==> flow/design.v <==
module B2BCD_IP #(parameter WIDTH = 4, parameter DIGIT = 2)(
    Binary_code,
    BCD_code
);
input  [WIDTH-1: 0]   Binary_code;
output [4*DIGIT-1: 0]    BCD_code;
wire [4*DIGIT-1: 0] shift_result [2:WIDTH-1];
wire [4*DIGIT-1: 0]   add_result [2:WIDTH-2];
genvar i, j;
generate
    for(i=2; i<WIDTH; i=i+1)begin : loop_shift
        if(i==2)begin
            assign shift_result[i] = {{(4*DIGIT-3){1'b0}}, Binary_code[WIDTH-1 : WIDTH-3]};
        end
        else begin
            assign shift_result[i] = {add_result[i-1][4*DIGIT-2: 0], Binary_code[WIDTH-i-1]};
        end   
    end
    for(i=2; i<WIDTH-1; i=i+1)begin : loop_add1
        for(j=0; j<DIGIT; j=j+1)begin
            assign add_result[i][4*j+3:4*j] = (shift_result[i][4*j+3:4*j] > 4)? shift_result[i][4*j+3:4*j] + 3 : shift_result[i][4*j+3:4*j]; 
        end      
    end
endgenerate
assign BCD_code = shift_result[WIDTH-1];
endmodule
module UT_TOP (
    clk, 
    rst_n, 
    in_valid, 
    in_time,
    out_valid, 
    out_display, 
    out_day
);
input        clk, rst_n, in_valid;
input [30:0] in_time;
output reg       out_valid;
output reg [3:0] out_display;
output reg [2:0] out_day;
reg  [3:0]  current_state, next_state;
parameter IDLE       = 4'd0  ;
parameter INPUT      = 4'd1  ;
parameter CAL_16YEAR = 4'd2  ;
parameter CAL_4YEAR  = 4'd3  ;
parameter CAL_YEAR   = 4'd4  ;
parameter CAL_MONTH  = 4'd5  ;
parameter CAL_DAY    = 4'd6  ;
parameter CAL_4HOUR  = 4'd7  ;
parameter CAL_HOUR   = 4'd8  ;
parameter CAL_15MIN  = 4'd9  ;
parameter CAL_MIN    = 4'd10 ;
parameter CAL_SEC    = 4'd11 ;
parameter OUT        = 4'd12 ;
parameter time_16years      = 31'd504921600;   
parameter time_4years       = 31'd126230400;   
parameter time_common_years = 31'd31536000;    
parameter time_leap_years   = 31'd31622400;    
parameter time_odd_month    = 31'd2678400;     
parameter time_even_month   = 31'd2592000;     
parameter time_leap_month   = 31'd2505600;     
parameter time_com_month    = 31'd2419200;     
parameter time_day          = 31'd86400;       
parameter time_4hour        = 31'd14400;       
parameter time_hour         = 31'd3600;        
parameter time_15minute     = 31'd900;         
parameter time_minute       = 31'd60;          
reg [3:0] counter;
reg [30:0] in_time_reg;
reg leap;
reg [10:0] year;
reg [3:0]  month;
reg [4:0]  day;
reg [4:0]  hour;
reg [5:0]  minute;
reg [5:0]  second;
wire [10:0] temp_year;
wire [3:0]  temp_month;
wire [2:0]  week;
reg  [10:0] Binary_code;
wire [15:0] BCD_code;
assign temp_year =  (month < 3)? year-1 : year;
assign temp_month = (month < 3)? month + 12 : month;
assign week = (day + 2*temp_month + 3*(temp_month + 1)/5 + temp_year + temp_year/4 - temp_year/100 + temp_year/400 + 1) % 7;
B2BCD_IP #(11, 4) I_B2BCD_IP ( .Binary_code(Binary_code), .BCD_code(BCD_code) );
always @(*)begin
    case (counter)
        0 : Binary_code = year; 
        1 : Binary_code = year;
        2 : Binary_code = year;
        3 : Binary_code = year;
        4 : Binary_code = {7'b0, month};
        5 : Binary_code = {7'b0, month};
        6 : Binary_code = {6'b0, day};
        7 : Binary_code = {6'b0, day};
        8 : Binary_code = {6'b0, hour};
        9 : Binary_code = {6'b0, hour};
        10: Binary_code = {5'b0, minute};
        11: Binary_code = {5'b0, minute};
        12: Binary_code = {5'b0, second};
        13: Binary_code = {5'b0, second};  
        default: Binary_code = year;
    endcase
end
always @(*) begin
    leap = (year[1:0] == 2'b00)? 1: 0;
end
always @(posedge clk or negedge rst_n) begin
    if(!rst_n)begin
        in_time_reg <= 0;
    end
    else if(in_valid)begin
        in_time_reg <= in_time;
    end
    else if(next_state == CAL_16YEAR)begin
        in_time_reg <= (in_time_reg < time_16years)? in_time_reg : in_time_reg - time_16years;
    end
    else if(next_state == CAL_4YEAR)begin
        in_time_reg <= (in_time_reg < time_4years)? in_time_reg : in_time_reg - time_4years;
    end
    else if(next_state == CAL_YEAR)begin
        if(leap)
            in_time_reg <= (in_time_reg < time_leap_years)? in_time_reg : in_time_reg - time_leap_years;
        else
            in_time_reg <= (in_time_reg < time_common_years)? in_time_reg : in_time_reg - time_common_years;
    end
    else if(next_state == CAL_MONTH)begin
        if(month == 2 && leap) 
            in_time_reg <= (in_time_reg < time_leap_month)? in_time_reg: in_time_reg - time_leap_month;
        else if(month == 2 && !leap) 
            in_time_reg <= (in_time_reg < time_com_month)? in_time_reg: in_time_reg - time_com_month;
        else if(month == 1 || month == 3 || month == 5  || month == 7 || month == 8 || month == 10 || month == 12) 
            in_time_reg <= (in_time_reg < time_odd_month)? in_time_reg: in_time_reg - time_odd_month;
        else 
            in_time_reg <= (in_time_reg < time_even_month)? in_time_reg: in_time_reg - time_even_month;
    end
    else if(next_state == CAL_DAY)begin
        in_time_reg <= (in_time_reg < time_day)? in_time_reg: in_time_reg - time_day;
    end
    else if(next_state == CAL_4HOUR)begin
        in_time_reg <= (in_time_reg < time_4hour)? in_time_reg: in_time_reg - time_4hour;
    end
    else if(next_state == CAL_HOUR)begin
        in_time_reg <= (in_time_reg < time_hour)? in_time_reg: in_time_reg - time_hour;
    end
    else if(next_state == CAL_15MIN)begin
        in_time_reg <= (in_time_reg < time_15minute)? in_time_reg: in_time_reg - time_15minute;
    end
    else if(next_state == CAL_MIN)begin
        in_time_reg <= (in_time_reg < time_minute)? in_time_reg: in_time_reg - time_minute;
    end
end
always @(posedge clk or negedge rst_n) begin
    if(!rst_n)begin
        year <= 'd1970;
    end
    else if(next_state == CAL_16YEAR)begin
        year <= (in_time_reg < time_16years)? year: year + 'd16;
    end
    else if(next_state == CAL_4YEAR)begin
        year <= (in_time_reg < time_4years)? year: year + 'd4;
    end
    else if(next_state == CAL_YEAR)begin
        if(leap)
            year <= (in_time_reg < time_leap_years)? year: year + 'd1;
        else
            year <= (in_time_reg < time_common_years)? year: year + 'd1;
    end
    else if(next_state == IDLE)begin
        year <= 'd1970;
    end
end
always @(posedge clk or negedge rst_n) begin
    if(!rst_n)begin
        month <= 'd1;
    end
    else if(next_state == CAL_MONTH)begin
        if(month == 2 && leap) 
            month <= (in_time_reg < time_leap_month)? month: month + 'd1;
        else if(month == 2 && !leap) 
            month <= (in_time_reg < time_com_month)? month: month + 'd1;
        else if(month == 1 || month == 3 || month == 5  || month == 7 || month == 8 || month == 10 || month == 12)
            month <= (in_time_reg < time_odd_month)? month: month + 'd1;
        else 
            month <= (in_time_reg < time_even_month)? month: month + 'd1;
    end
    else if(next_state == IDLE)begin
        month <= 'd1;
    end
end
always @(posedge clk or negedge rst_n) begin
    if(!rst_n)begin
        day <= 'd1;
    end
    else if(next_state == CAL_DAY)begin
        day <= (in_time_reg < time_day)? day : day + 'd1;
    end
    else if(next_state == IDLE)begin
        day <= 'd1;
    end
end
always @(posedge clk or negedge rst_n) begin
    if(!rst_n)begin
        hour <= 'd0;
    end
    else if(next_state == CAL_4HOUR)begin
        hour <= (in_time_reg < time_4hour)? hour : hour + 'd4;
    end
    else if(next_state == CAL_HOUR)begin
        hour <= (in_time_reg < time_hour)? hour : hour + 'd1;
    end
    else if(next_state == IDLE)begin
        hour <= 'd0;
    end
end
always @(posedge clk or negedge rst_n) begin
    if(!rst_n)begin
        minute <= 'd0;
    end
    else if(next_state == CAL_15MIN)begin
        minute <= (in_time_reg < time_15minute)? minute : minute + 'd15;
    end
    else if(next_state == CAL_MIN)begin
        minute <= (in_time_reg < time_minute)? minute : minute + 'd1;
    end
    else if(next_state == IDLE)begin
        minute <= 'd0;
    end
end
always @(*)begin
    second = in_time_reg[5:0];
end
always @(posedge clk or negedge rst_n) begin
    if(!rst_n)begin
        counter <= 'd0;
    end
    else if(next_state == OUT)begin
        counter <= counter + 1;
    end
    else if(next_state == IDLE)begin
        counter <= 'd0;
    end
end
always@(posedge clk or negedge rst_n)begin
    if(!rst_n)begin
        current_state <= IDLE;
    end
    else begin
        current_state <= next_state;
    end
end
always@(*)begin
    if(!rst_n)
        next_state = IDLE ;
    else begin
        case(current_state)
        IDLE:
            next_state = (!in_valid)? IDLE : INPUT;
        INPUT:
            next_state = CAL_16YEAR;
        CAL_16YEAR:
            next_state = (in_time_reg < time_16years)? CAL_4YEAR : CAL_16YEAR;
        CAL_4YEAR:
            next_state = (in_time_reg < time_4years)? CAL_YEAR : CAL_4YEAR;
        CAL_YEAR:begin
            if(leap) 
                next_state = (in_time_reg < time_leap_years)? CAL_MONTH : CAL_YEAR;
            else 
                next_state = (in_time_reg < time_common_years)? CAL_MONTH : CAL_YEAR;
        end
        CAL_MONTH:begin
            if(month == 2 && leap) 
                next_state = (in_time_reg < time_leap_month)? CAL_DAY : CAL_MONTH;
            else if(month == 2 && !leap) 
                next_state = (in_time_reg < time_com_month)? CAL_DAY : CAL_MONTH;
            else if(month == 1 || month == 3 || month == 5  || month == 7 || month == 8 || month == 10 || month == 12) 
                next_state = (in_time_reg < time_odd_month)? CAL_DAY : CAL_MONTH;
            else 
                next_state = (in_time_reg < time_even_month)? CAL_DAY : CAL_MONTH;
        end 
        CAL_DAY:
            next_state = (in_time_reg < time_day)? CAL_4HOUR : CAL_DAY;  
        CAL_4HOUR:
            next_state = (in_time_reg < time_4hour)? CAL_HOUR : CAL_4HOUR;
        CAL_HOUR:
            next_state = (in_time_reg < time_hour)? CAL_15MIN : CAL_HOUR;
        CAL_15MIN:
            next_state = (in_time_reg < time_15minute)? CAL_MIN : CAL_15MIN;
        CAL_MIN:
            next_state = (in_time_reg < time_minute)? OUT : CAL_MIN;
        OUT:
            next_state = (counter == 14)? IDLE : OUT;
        default :
            next_state = IDLE ;
        endcase
    end
end
always @(posedge clk or negedge rst_n) begin
    if (!rst_n) out_valid <= 'd0;
    else if(next_state == OUT) out_valid <= 'd1;
	else out_valid <= 'd0; 
end
always @(posedge clk or negedge rst_n) begin
	if (!rst_n) out_display <= 'd0;
    else if(next_state == OUT)begin
        case (counter)
            0 : out_display <= BCD_code[15:12];
            1 : out_display <= BCD_code[11:8];
            2 : out_display <= BCD_code[7:4];
            3 : out_display <= BCD_code[3:0];
            4 : out_display <= BCD_code[7:4];
            5 : out_display <= BCD_code[3:0];
            6 : out_display <= BCD_code[7:4];
            7 : out_display <= BCD_code[3:0];
            8 : out_display <= BCD_code[7:4];
            9 : out_display <= BCD_code[3:0];
            10: out_display <= BCD_code[7:4];
            11: out_display <= BCD_code[3:0];
            12: out_display <= BCD_code[7:4];
            13: out_display <= BCD_code[3:0];
        endcase
    end 
	else out_display <= 'd0;
end
always @(posedge clk or negedge rst_n) begin
	if (!rst_n) out_day <= 'd0;
    else if(next_state == OUT) out_day <= week;
	else out_day <= 'd0;
end
endmodule
# From RTL to reports: UT_TOP
# Each step is given for the RTL above and for the edited RTL.
# Lines under "orig" count in the file above, lines under "edited" in the edited file.
# "delta" is "edited" less "orig", of the values as shown.
# A cell with -- has no value.
# design
top	UT_TOP
clk_port	clk
cell_library	sky130hd
lib_corner	tt_025C_1v80

# Diff
# The edit as a unified diff against the file above.
# This change comes from a script, not from a designer; no optimisation was intended.
# begin of diff
@@ -69,5 +69,5 @@
 reg [30:0] in_time_reg;
 reg leap;
-reg [10:0] year;
+reg [15:0] year;
 reg [3:0]  month;
 reg [4:0]  day;
# end of diff

# Elaborated design
# Yosys after proc, flatten, opt, wreduce and memory -nomap, before mapping. Memory bits, and registers merged into a memory's read port (data or address), are not among the register bits. Print and check cells are not counted. Equal cells are merged and count once.
# bits
element	orig	edited	delta
word_cells	333	333	0
regBits	78	83	5
output_inout_bits	8	8	0
# classes
element	orig	edited	delta
mux	115	115	0
div	4	4	0
reduce_and_logical	33	33	0
cmp	40	40	0
mul	1	1	0
equal	70	70	0
n_addsub	59	59	0
# op_table
cell	orig	edited	delta
11-bit two-way mux	10	1	-9
16-bit two-way mux	0	9	9
11-bit by 1-bit adder with 11-bit output with constant B	1	0	-1
11-bit by 3-bit adder with 11-bit output with constant B	1	0	-1
11-bit by 5-bit adder with 11-bit output with constant B	1	0	-1
16-bit by 1-bit adder with 16-bit output with constant B	0	1	1
16-bit by 3-bit adder with 16-bit output with constant B	0	1	1
16-bit by 5-bit adder with 16-bit output with constant B	0	1	1
4-bit two-way mux	37	37	0
31-bit two-way mux	27	27	0
4-bit by 3-bit greater-than comparator with 1-bit output with constant B	22	22	0
4-bit by 2-bit adder with 4-bit output with constant B	18	18	0
4-bit equality test with constant B	18	18	0
4-bit by 3-bit equality test with 1-bit output with constant B	14	14	0
1-bit two-way mux	9	9	0
4-bit by 2-bit equality test with 1-bit output with constant B	8	8	0
2-bit two-way mux	8	8	0
3-bit two-way mux	8	8	0
5-bit two-way mux	8	8	0
1-bit logical OR	6	6	0
6-bit two-way mux	5	5	0
3-bit != test with constant B	5	5	0
2-bit OR reduction	5	5	0
3-bit by 2-bit adder with 3-bit output with constant B	4	4	0
31-bit by 22-bit less-than comparator with 1-bit output with constant B	4	4	0
2-bit != test with constant B	4	4	0
5-bit != test with constant B	4	4	0
31-bit by 22-bit subtractor with 31-bit output with constant B	4	4	0
# The list need not be complete.

# Longest topological paths
# Depth = most cells in a row (Yosys ltp): at word level without a register or memory, in the mapped netlist without a sequential cell, where the memories' decode and read muxes count.
# logic_depth
element	orig	edited	delta
ltp_word	23	23	0
ABC_AREA	0	0	--
ltp_mapped	77	77	0

# Mapped cells and area
# The flow's flattened synthesis, as Yosys stat reports it; memories are mapped. The netlist is that of the ABC_AREA named above (0 if unset); the other value can give another one.
# by_type
cell_type	orig	edited	delta
sky130_fd_sc_hd__nor2_1	202	177	-25
sky130_fd_sc_hd__nand2_1	245	225	-20
sky130_fd_sc_hd__nand3_1	84	65	-19
sky130_fd_sc_hd__a211oi_1	21	36	15
sky130_fd_sc_hd__o211ai_1	48	38	-10
sky130_fd_sc_hd__and3_1	25	15	-10
sky130_fd_sc_hd__buf_1	16	6	-10
sky130_fd_sc_hd__xnor2_1	75	66	-9
sky130_fd_sc_hd__mux2i_1	33	42	9
sky130_fd_sc_hd__o21ai_0	174	166	-8
sky130_fd_sc_hd__a32oi_1	12	4	-8
sky130_fd_sc_hd__inv_1	125	119	-6
sky130_fd_sc_hd__a31oi_1	44	38	-6
sky130_fd_sc_hd__nand4_1	28	22	-6
sky130_fd_sc_hd__or3_1	14	20	6
sky130_fd_sc_hd__a222oi_1	7	1	-6
sky130_fd_sc_hd__o2111ai_1	7	13	6
sky130_fd_sc_hd__clkbuf_1	97	102	5
# The list need not be complete.
# synth_totals
element	orig	edited	delta
area_um2	15441.1	15125.8	-315.3
ff_cells	86	86	0
mapped_cells	2182	2095	-87
# By module: a second synthesis without flattening, with its own total; a netlist apart from the flattened one above.
# unflattened
element	orig	edited	delta
cells_unflattened	2248	2251	3
area_unflattened_um2	16153.0	16079.2	-73.8
# Each row is one instance without its submodules.
# by_module_orig
module	seq_area_um2	n_cells	mod_area_um2	instances
UT_TOP	2164.6	1934	13835.8	1
B2BCD_IP	0.0	314	2317.2	1
# by_module_edited
module	seq_area_um2	n_cells	mod_area_um2	instances
UT_TOP	2164.6	1937	13761.9	1
B2BCD_IP	0.0	314	2317.2	1

# Timing after synthesis
# Source: OpenSTA report_checks on the synthesized netlist (no wires, ideal clock, input and output delay 20% of the period each), path of least setup slack; recovery checks are left aside. Register names are those of the netlist, which keeps one name where synthesis merged equal registers.
# synth_path
element	orig	edited	delta
path_kind	register -> register	register -> register	--
startpoint	register month[2]	register month[2]	--
endpoint	register out_day[0]	register out_day[0]	--
tclk_ps	15000	15000	0
slack_ps	-876	-619	257
driving_pins	73	77	4
setup_time_ps	132	119	-13
t_arrival_ps	15744	15500	-244
delay_ps	15876	15619	-257
required_ps	14868	14881	13
period_less_setup_slack_ps	15876	15619	-257
# "delay_ps" is the arrival time less input delay plus setup time.
# "driving_pins": output pins that drive a net of the path, with the launching flip-flop's if there is one; two outputs of one cell count as two.
# "period_less_setup_slack_ps" is the clock period less the worst setup slack; recovery checks do not enter. This is arithmetic on one report: input and output delays are still those of the set period (20% each).
# At most two assigning lines are given for a register; there are more.
# synth_via_orig
path_cell_list	sky130_fd_sc_hd__dfrtp_1 > sky130_fd_sc_hd__inv_1 > sky130_fd_sc_hd__ha_1 > sky130_fd_sc_hd__a21boi_1 > sky130_fd_sc_hd__buf_1 > sky130_fd_sc_hd__xnor2_1 > sky130_fd_sc_hd__nor2_1 > sky130_fd_sc_hd__xor2_1 > sky130_fd_sc_hd__ha_1 > sky130_fd_sc_hd__a21o_1 > sky130_fd_sc_hd__a21oi_1 > sky130_fd_sc_hd__clkbuf_1 > sky130_fd_sc_hd__inv_1 > sky130_fd_sc_hd__ha_1 > sky130_fd_sc_hd__nor2_1 > sky130_fd_sc_hd__a21oi_1 > sky130_fd_sc_hd__a21oi_1 > sky130_fd_sc_hd__nor2_1 > (+37 left out) > sky130_fd_sc_hd__mux2_4 > sky130_fd_sc_hd__o31a_1 > sky130_fd_sc_hd__or2_1 > sky130_fd_sc_hd__a211o_1 > sky130_fd_sc_hd__nand2_1 > sky130_fd_sc_hd__ha_1 > sky130_fd_sc_hd__inv_1 > sky130_fd_sc_hd__a22oi_1 > sky130_fd_sc_hd__a32oi_1 > sky130_fd_sc_hd__nor2_1 > sky130_fd_sc_hd__o21ai_0 > sky130_fd_sc_hd__o21a_1 > sky130_fd_sc_hd__ha_1 > sky130_fd_sc_hd__inv_1 > sky130_fd_sc_hd__a41oi_1 > sky130_fd_sc_hd__a32oi_1 > sky130_fd_sc_hd__xor2_1 > sky130_fd_sc_hd__nor2_1
cone_cells	40
# synth_rtl_orig
element	line	rtl
from (decl)	72	reg [3:0]  month;
from (assign)	179	month <= (in_time_reg < time_leap_month)? month: month + 'd1;
from (assign)	181	month <= (in_time_reg < time_com_month)? month: month + 'd1;
to (assign)	326	if (!rst_n) out_day <= 'd0;
to (assign)	327	else if(next_state == OUT) out_day <= week;
to (decl)	40	output reg [2:0] out_day;
# orig: Chain of elaborated cells between the ends: none given.
# synth_via_edited
path_cell_list	sky130_fd_sc_hd__dfrtp_1 > sky130_fd_sc_hd__inv_1 > sky130_fd_sc_hd__ha_1 > sky130_fd_sc_hd__a21boi_2 > sky130_fd_sc_hd__buf_1 > sky130_fd_sc_hd__xnor2_1 > sky130_fd_sc_hd__nor3_1 > sky130_fd_sc_hd__xor2_1 > sky130_fd_sc_hd__ha_1 > sky130_fd_sc_hd__a21o_1 > sky130_fd_sc_hd__a21oi_1 > sky130_fd_sc_hd__xor2_1 > sky130_fd_sc_hd__nor2_1 > sky130_fd_sc_hd__inv_1 > sky130_fd_sc_hd__ha_1 > sky130_fd_sc_hd__nand2b_1 > sky130_fd_sc_hd__o21ai_0 > sky130_fd_sc_hd__o21ai_0 > (+41 left out) > sky130_fd_sc_hd__nand3_2 > sky130_fd_sc_hd__a31o_1 > sky130_fd_sc_hd__a21boi_2 > sky130_fd_sc_hd__buf_2 > sky130_fd_sc_hd__nor3_1 > sky130_fd_sc_hd__a21oi_1 > sky130_fd_sc_hd__o221ai_1 > sky130_fd_sc_hd__ha_1 > sky130_fd_sc_hd__inv_1 > sky130_fd_sc_hd__o31ai_1 > sky130_fd_sc_hd__a21o_1 > sky130_fd_sc_hd__a221o_1 > sky130_fd_sc_hd__o21ai_0 > sky130_fd_sc_hd__and2_1 > sky130_fd_sc_hd__ha_1 > sky130_fd_sc_hd__o21a_1 > sky130_fd_sc_hd__a211oi_1 > sky130_fd_sc_hd__o21a_1
cone_cells	40
# synth_rtl_edited
element	line	rtl
from (decl)	72	reg [3:0]  month;
from (assign)	179	month <= (in_time_reg < time_leap_month)? month: month + 'd1;
from (assign)	181	month <= (in_time_reg < time_com_month)? month: month + 'd1;
to (assign)	326	if (!rst_n) out_day <= 'd0;
to (assign)	327	else if(next_state == OUT) out_day <= week;
to (decl)	40	output reg [2:0] out_day;
# edited: Chain of elaborated cells between the ends: none given.

# Worst path after layout
# From the final timing report of the runs of pair A: the path of least setup slack in the routed layout; clock arrival at registers is part of the times.
# The report prints the path's times to 10 ps; the period is as set.
# layout_path
element	orig	edited	delta
path_kind	register -> register	register -> register	--
startpoint	register month[2]	register month[3]	--
endpoint	register out_day[1]	register out_day[0]	--
tclk_ps	14800	14800	0
required_ps	15060	15060	0
slack_ps	500	520	20
t_arrival_ps	14560	14540	-20
driving_pins	74	72	-2
setup_time_ps	110	110	0
# At most two assigning lines are given for a register; there are more.
# layout_via_orig
path_cell_list	sky130_fd_sc_hd__dfrtp_2 > sky130_fd_sc_hd__inv_4 > sky130_fd_sc_hd__ha_4 > sky130_fd_sc_hd__a21boi_4 > sky130_fd_sc_hd__buf_12 > sky130_fd_sc_hd__nor2_4 > sky130_fd_sc_hd__a21oi_2 > sky130_fd_sc_hd__xor2_2 > sky130_fd_sc_hd__ha_4 > sky130_fd_sc_hd__a21o_1 > sky130_fd_sc_hd__a21oi_2 > sky130_fd_sc_hd__xor2_1 > sky130_fd_sc_hd__nor2_1 > sky130_fd_sc_hd__inv_1 > sky130_fd_sc_hd__ha_4 > sky130_fd_sc_hd__nor2_4 > sky130_fd_sc_hd__a21oi_2 > sky130_fd_sc_hd__a21oi_2 > (+38 left out) > sky130_fd_sc_hd__and2_4 > sky130_fd_sc_hd__mux2_4 > sky130_fd_sc_hd__o31a_1 > sky130_fd_sc_hd__or2_1 > sky130_fd_sc_hd__a211o_1 > sky130_fd_sc_hd__nand2_2 > sky130_fd_sc_hd__ha_4 > sky130_fd_sc_hd__inv_2 > sky130_fd_sc_hd__a22oi_2 > sky130_fd_sc_hd__a32oi_2 > sky130_fd_sc_hd__nor2_2 > sky130_fd_sc_hd__o21a_1 > sky130_fd_sc_hd__ha_2 > sky130_fd_sc_hd__inv_2 > sky130_fd_sc_hd__a41oi_2 > sky130_fd_sc_hd__a32oi_2 > sky130_fd_sc_hd__or2_1 > sky130_fd_sc_hd__o211a_1
cone_cells	40
# layout_rtl_orig
element	line	rtl
from (decl)	72	reg [3:0]  month;
from (assign)	179	month <= (in_time_reg < time_leap_month)? month: month + 'd1;
from (assign)	181	month <= (in_time_reg < time_com_month)? month: month + 'd1;
to (assign)	326	if (!rst_n) out_day <= 'd0;
to (assign)	327	else if(next_state == OUT) out_day <= week;
to (decl)	40	output reg [2:0] out_day;
# orig: Chain of elaborated cells between the ends: none given.
# layout_via_edited
path_cell_list	sky130_fd_sc_hd__dfrtp_1 > sky130_fd_sc_hd__inv_2 > sky130_fd_sc_hd__ha_4 > sky130_fd_sc_hd__a21boi_4 > sky130_fd_sc_hd__buf_6 > sky130_fd_sc_hd__nand4_1 > sky130_fd_sc_hd__nand3b_1 > sky130_fd_sc_hd__xnor2_1 > sky130_fd_sc_hd__inv_1 > sky130_fd_sc_hd__a31oi_2 > sky130_fd_sc_hd__ha_1 > sky130_fd_sc_hd__nor2b_2 > sky130_fd_sc_hd__o211a_4 > sky130_fd_sc_hd__nor2_4 > sky130_fd_sc_hd__a21o_1 > sky130_fd_sc_hd__a22oi_1 > sky130_fd_sc_hd__mux2i_1 > sky130_fd_sc_hd__a31o_2 > (+36 left out) > sky130_fd_sc_hd__mux2i_4 > sky130_fd_sc_hd__nand3_2 > sky130_fd_sc_hd__o211ai_1 > sky130_fd_sc_hd__a21oi_4 > sky130_fd_sc_hd__or2_4 > sky130_fd_sc_hd__a21oi_2 > sky130_fd_sc_hd__o221ai_2 > sky130_fd_sc_hd__ha_4 > sky130_fd_sc_hd__clkinv_4 > sky130_fd_sc_hd__o31ai_2 > sky130_fd_sc_hd__a21o_1 > sky130_fd_sc_hd__a221oi_2 > sky130_fd_sc_hd__nand3_1 > sky130_fd_sc_hd__and2_1 > sky130_fd_sc_hd__ha_2 > sky130_fd_sc_hd__o21a_1 > sky130_fd_sc_hd__o211a_1 > sky130_fd_sc_hd__o21a_1
cone_cells	40
# layout_rtl_edited
element	line	rtl
from (decl)	72	reg [3:0]  month;
from (assign)	179	month <= (in_time_reg < time_leap_month)? month: month + 'd1;
from (assign)	181	month <= (in_time_reg < time_com_month)? month: month + 'd1;
to (assign)	326	if (!rst_n) out_day <= 'd0;
to (assign)	327	else if(next_state == OUT) out_day <= week;
to (decl)	40	output reg [2:0] out_day;
# edited: Chain of elaborated cells between the ends: none given.

# Flow runs
# Runs of the flow (Yosys, OpenROAD) on both versions; the two runs of a pair have the same settings. The constraints put input and output delay at 20% of the set period each and load the outputs with 0.01 pF.
# settings_pair_A
period_ns	14.8
CAP_MARGIN	20
CORE_MARGIN	2
CORE_UTILIZATION	40
SLEW_MARGIN	20
# measured_pair_A
element	orig	edited	delta
yosys_chip_area_um2	15441.1	15125.8	-315.3
die_footprint_um2	40190.2	39386.4	-803.8
worst_hold_slack_ps	495	495	0
utilization_pct	48.0	46.8	-1.2
layout_stdcell_area_um2	18156.2	17533.1	-623.1
period_less_ws_ps	14303	14284	-19
tns_ps	0	0	0
setup_ws_ps	497	516	19
# settings_pair_B
ABC_AREA	0
CELL_PAD_IN_SITES_GLOBAL_PLACEMENT	0
CORE_UTILIZATION	57
CTS_CLUSTER_SIZE	12
GPL_TIMING_DRIVEN	1
HOLD_SLACK_MARGIN	-0.02
TNS_END_PERCENT	10
period_ns	9.0
CAP_MARGIN	20
CORE_MARGIN	2
SLEW_MARGIN	20
# measured_pair_B
element	orig	edited	delta
yosys_chip_area_um2	15441.1	15125.8	-315.3
die_footprint_um2	28422.6	27855.6	-567.0
worst_hold_slack_ps	492	491	-1
utilization_pct	73.8	73.4	-0.4
layout_stdcell_area_um2	19784.0	19119.6	-664.4
period_less_ws_ps	14433	13907	-526
tns_ps	-16070	-14622	1448
setup_ws_ps	-5433	-4907	526
# "period_less_ws_ps" = clock period - worst setup slack. The figure is calculated, with input and output delays left at 20% of the set period.
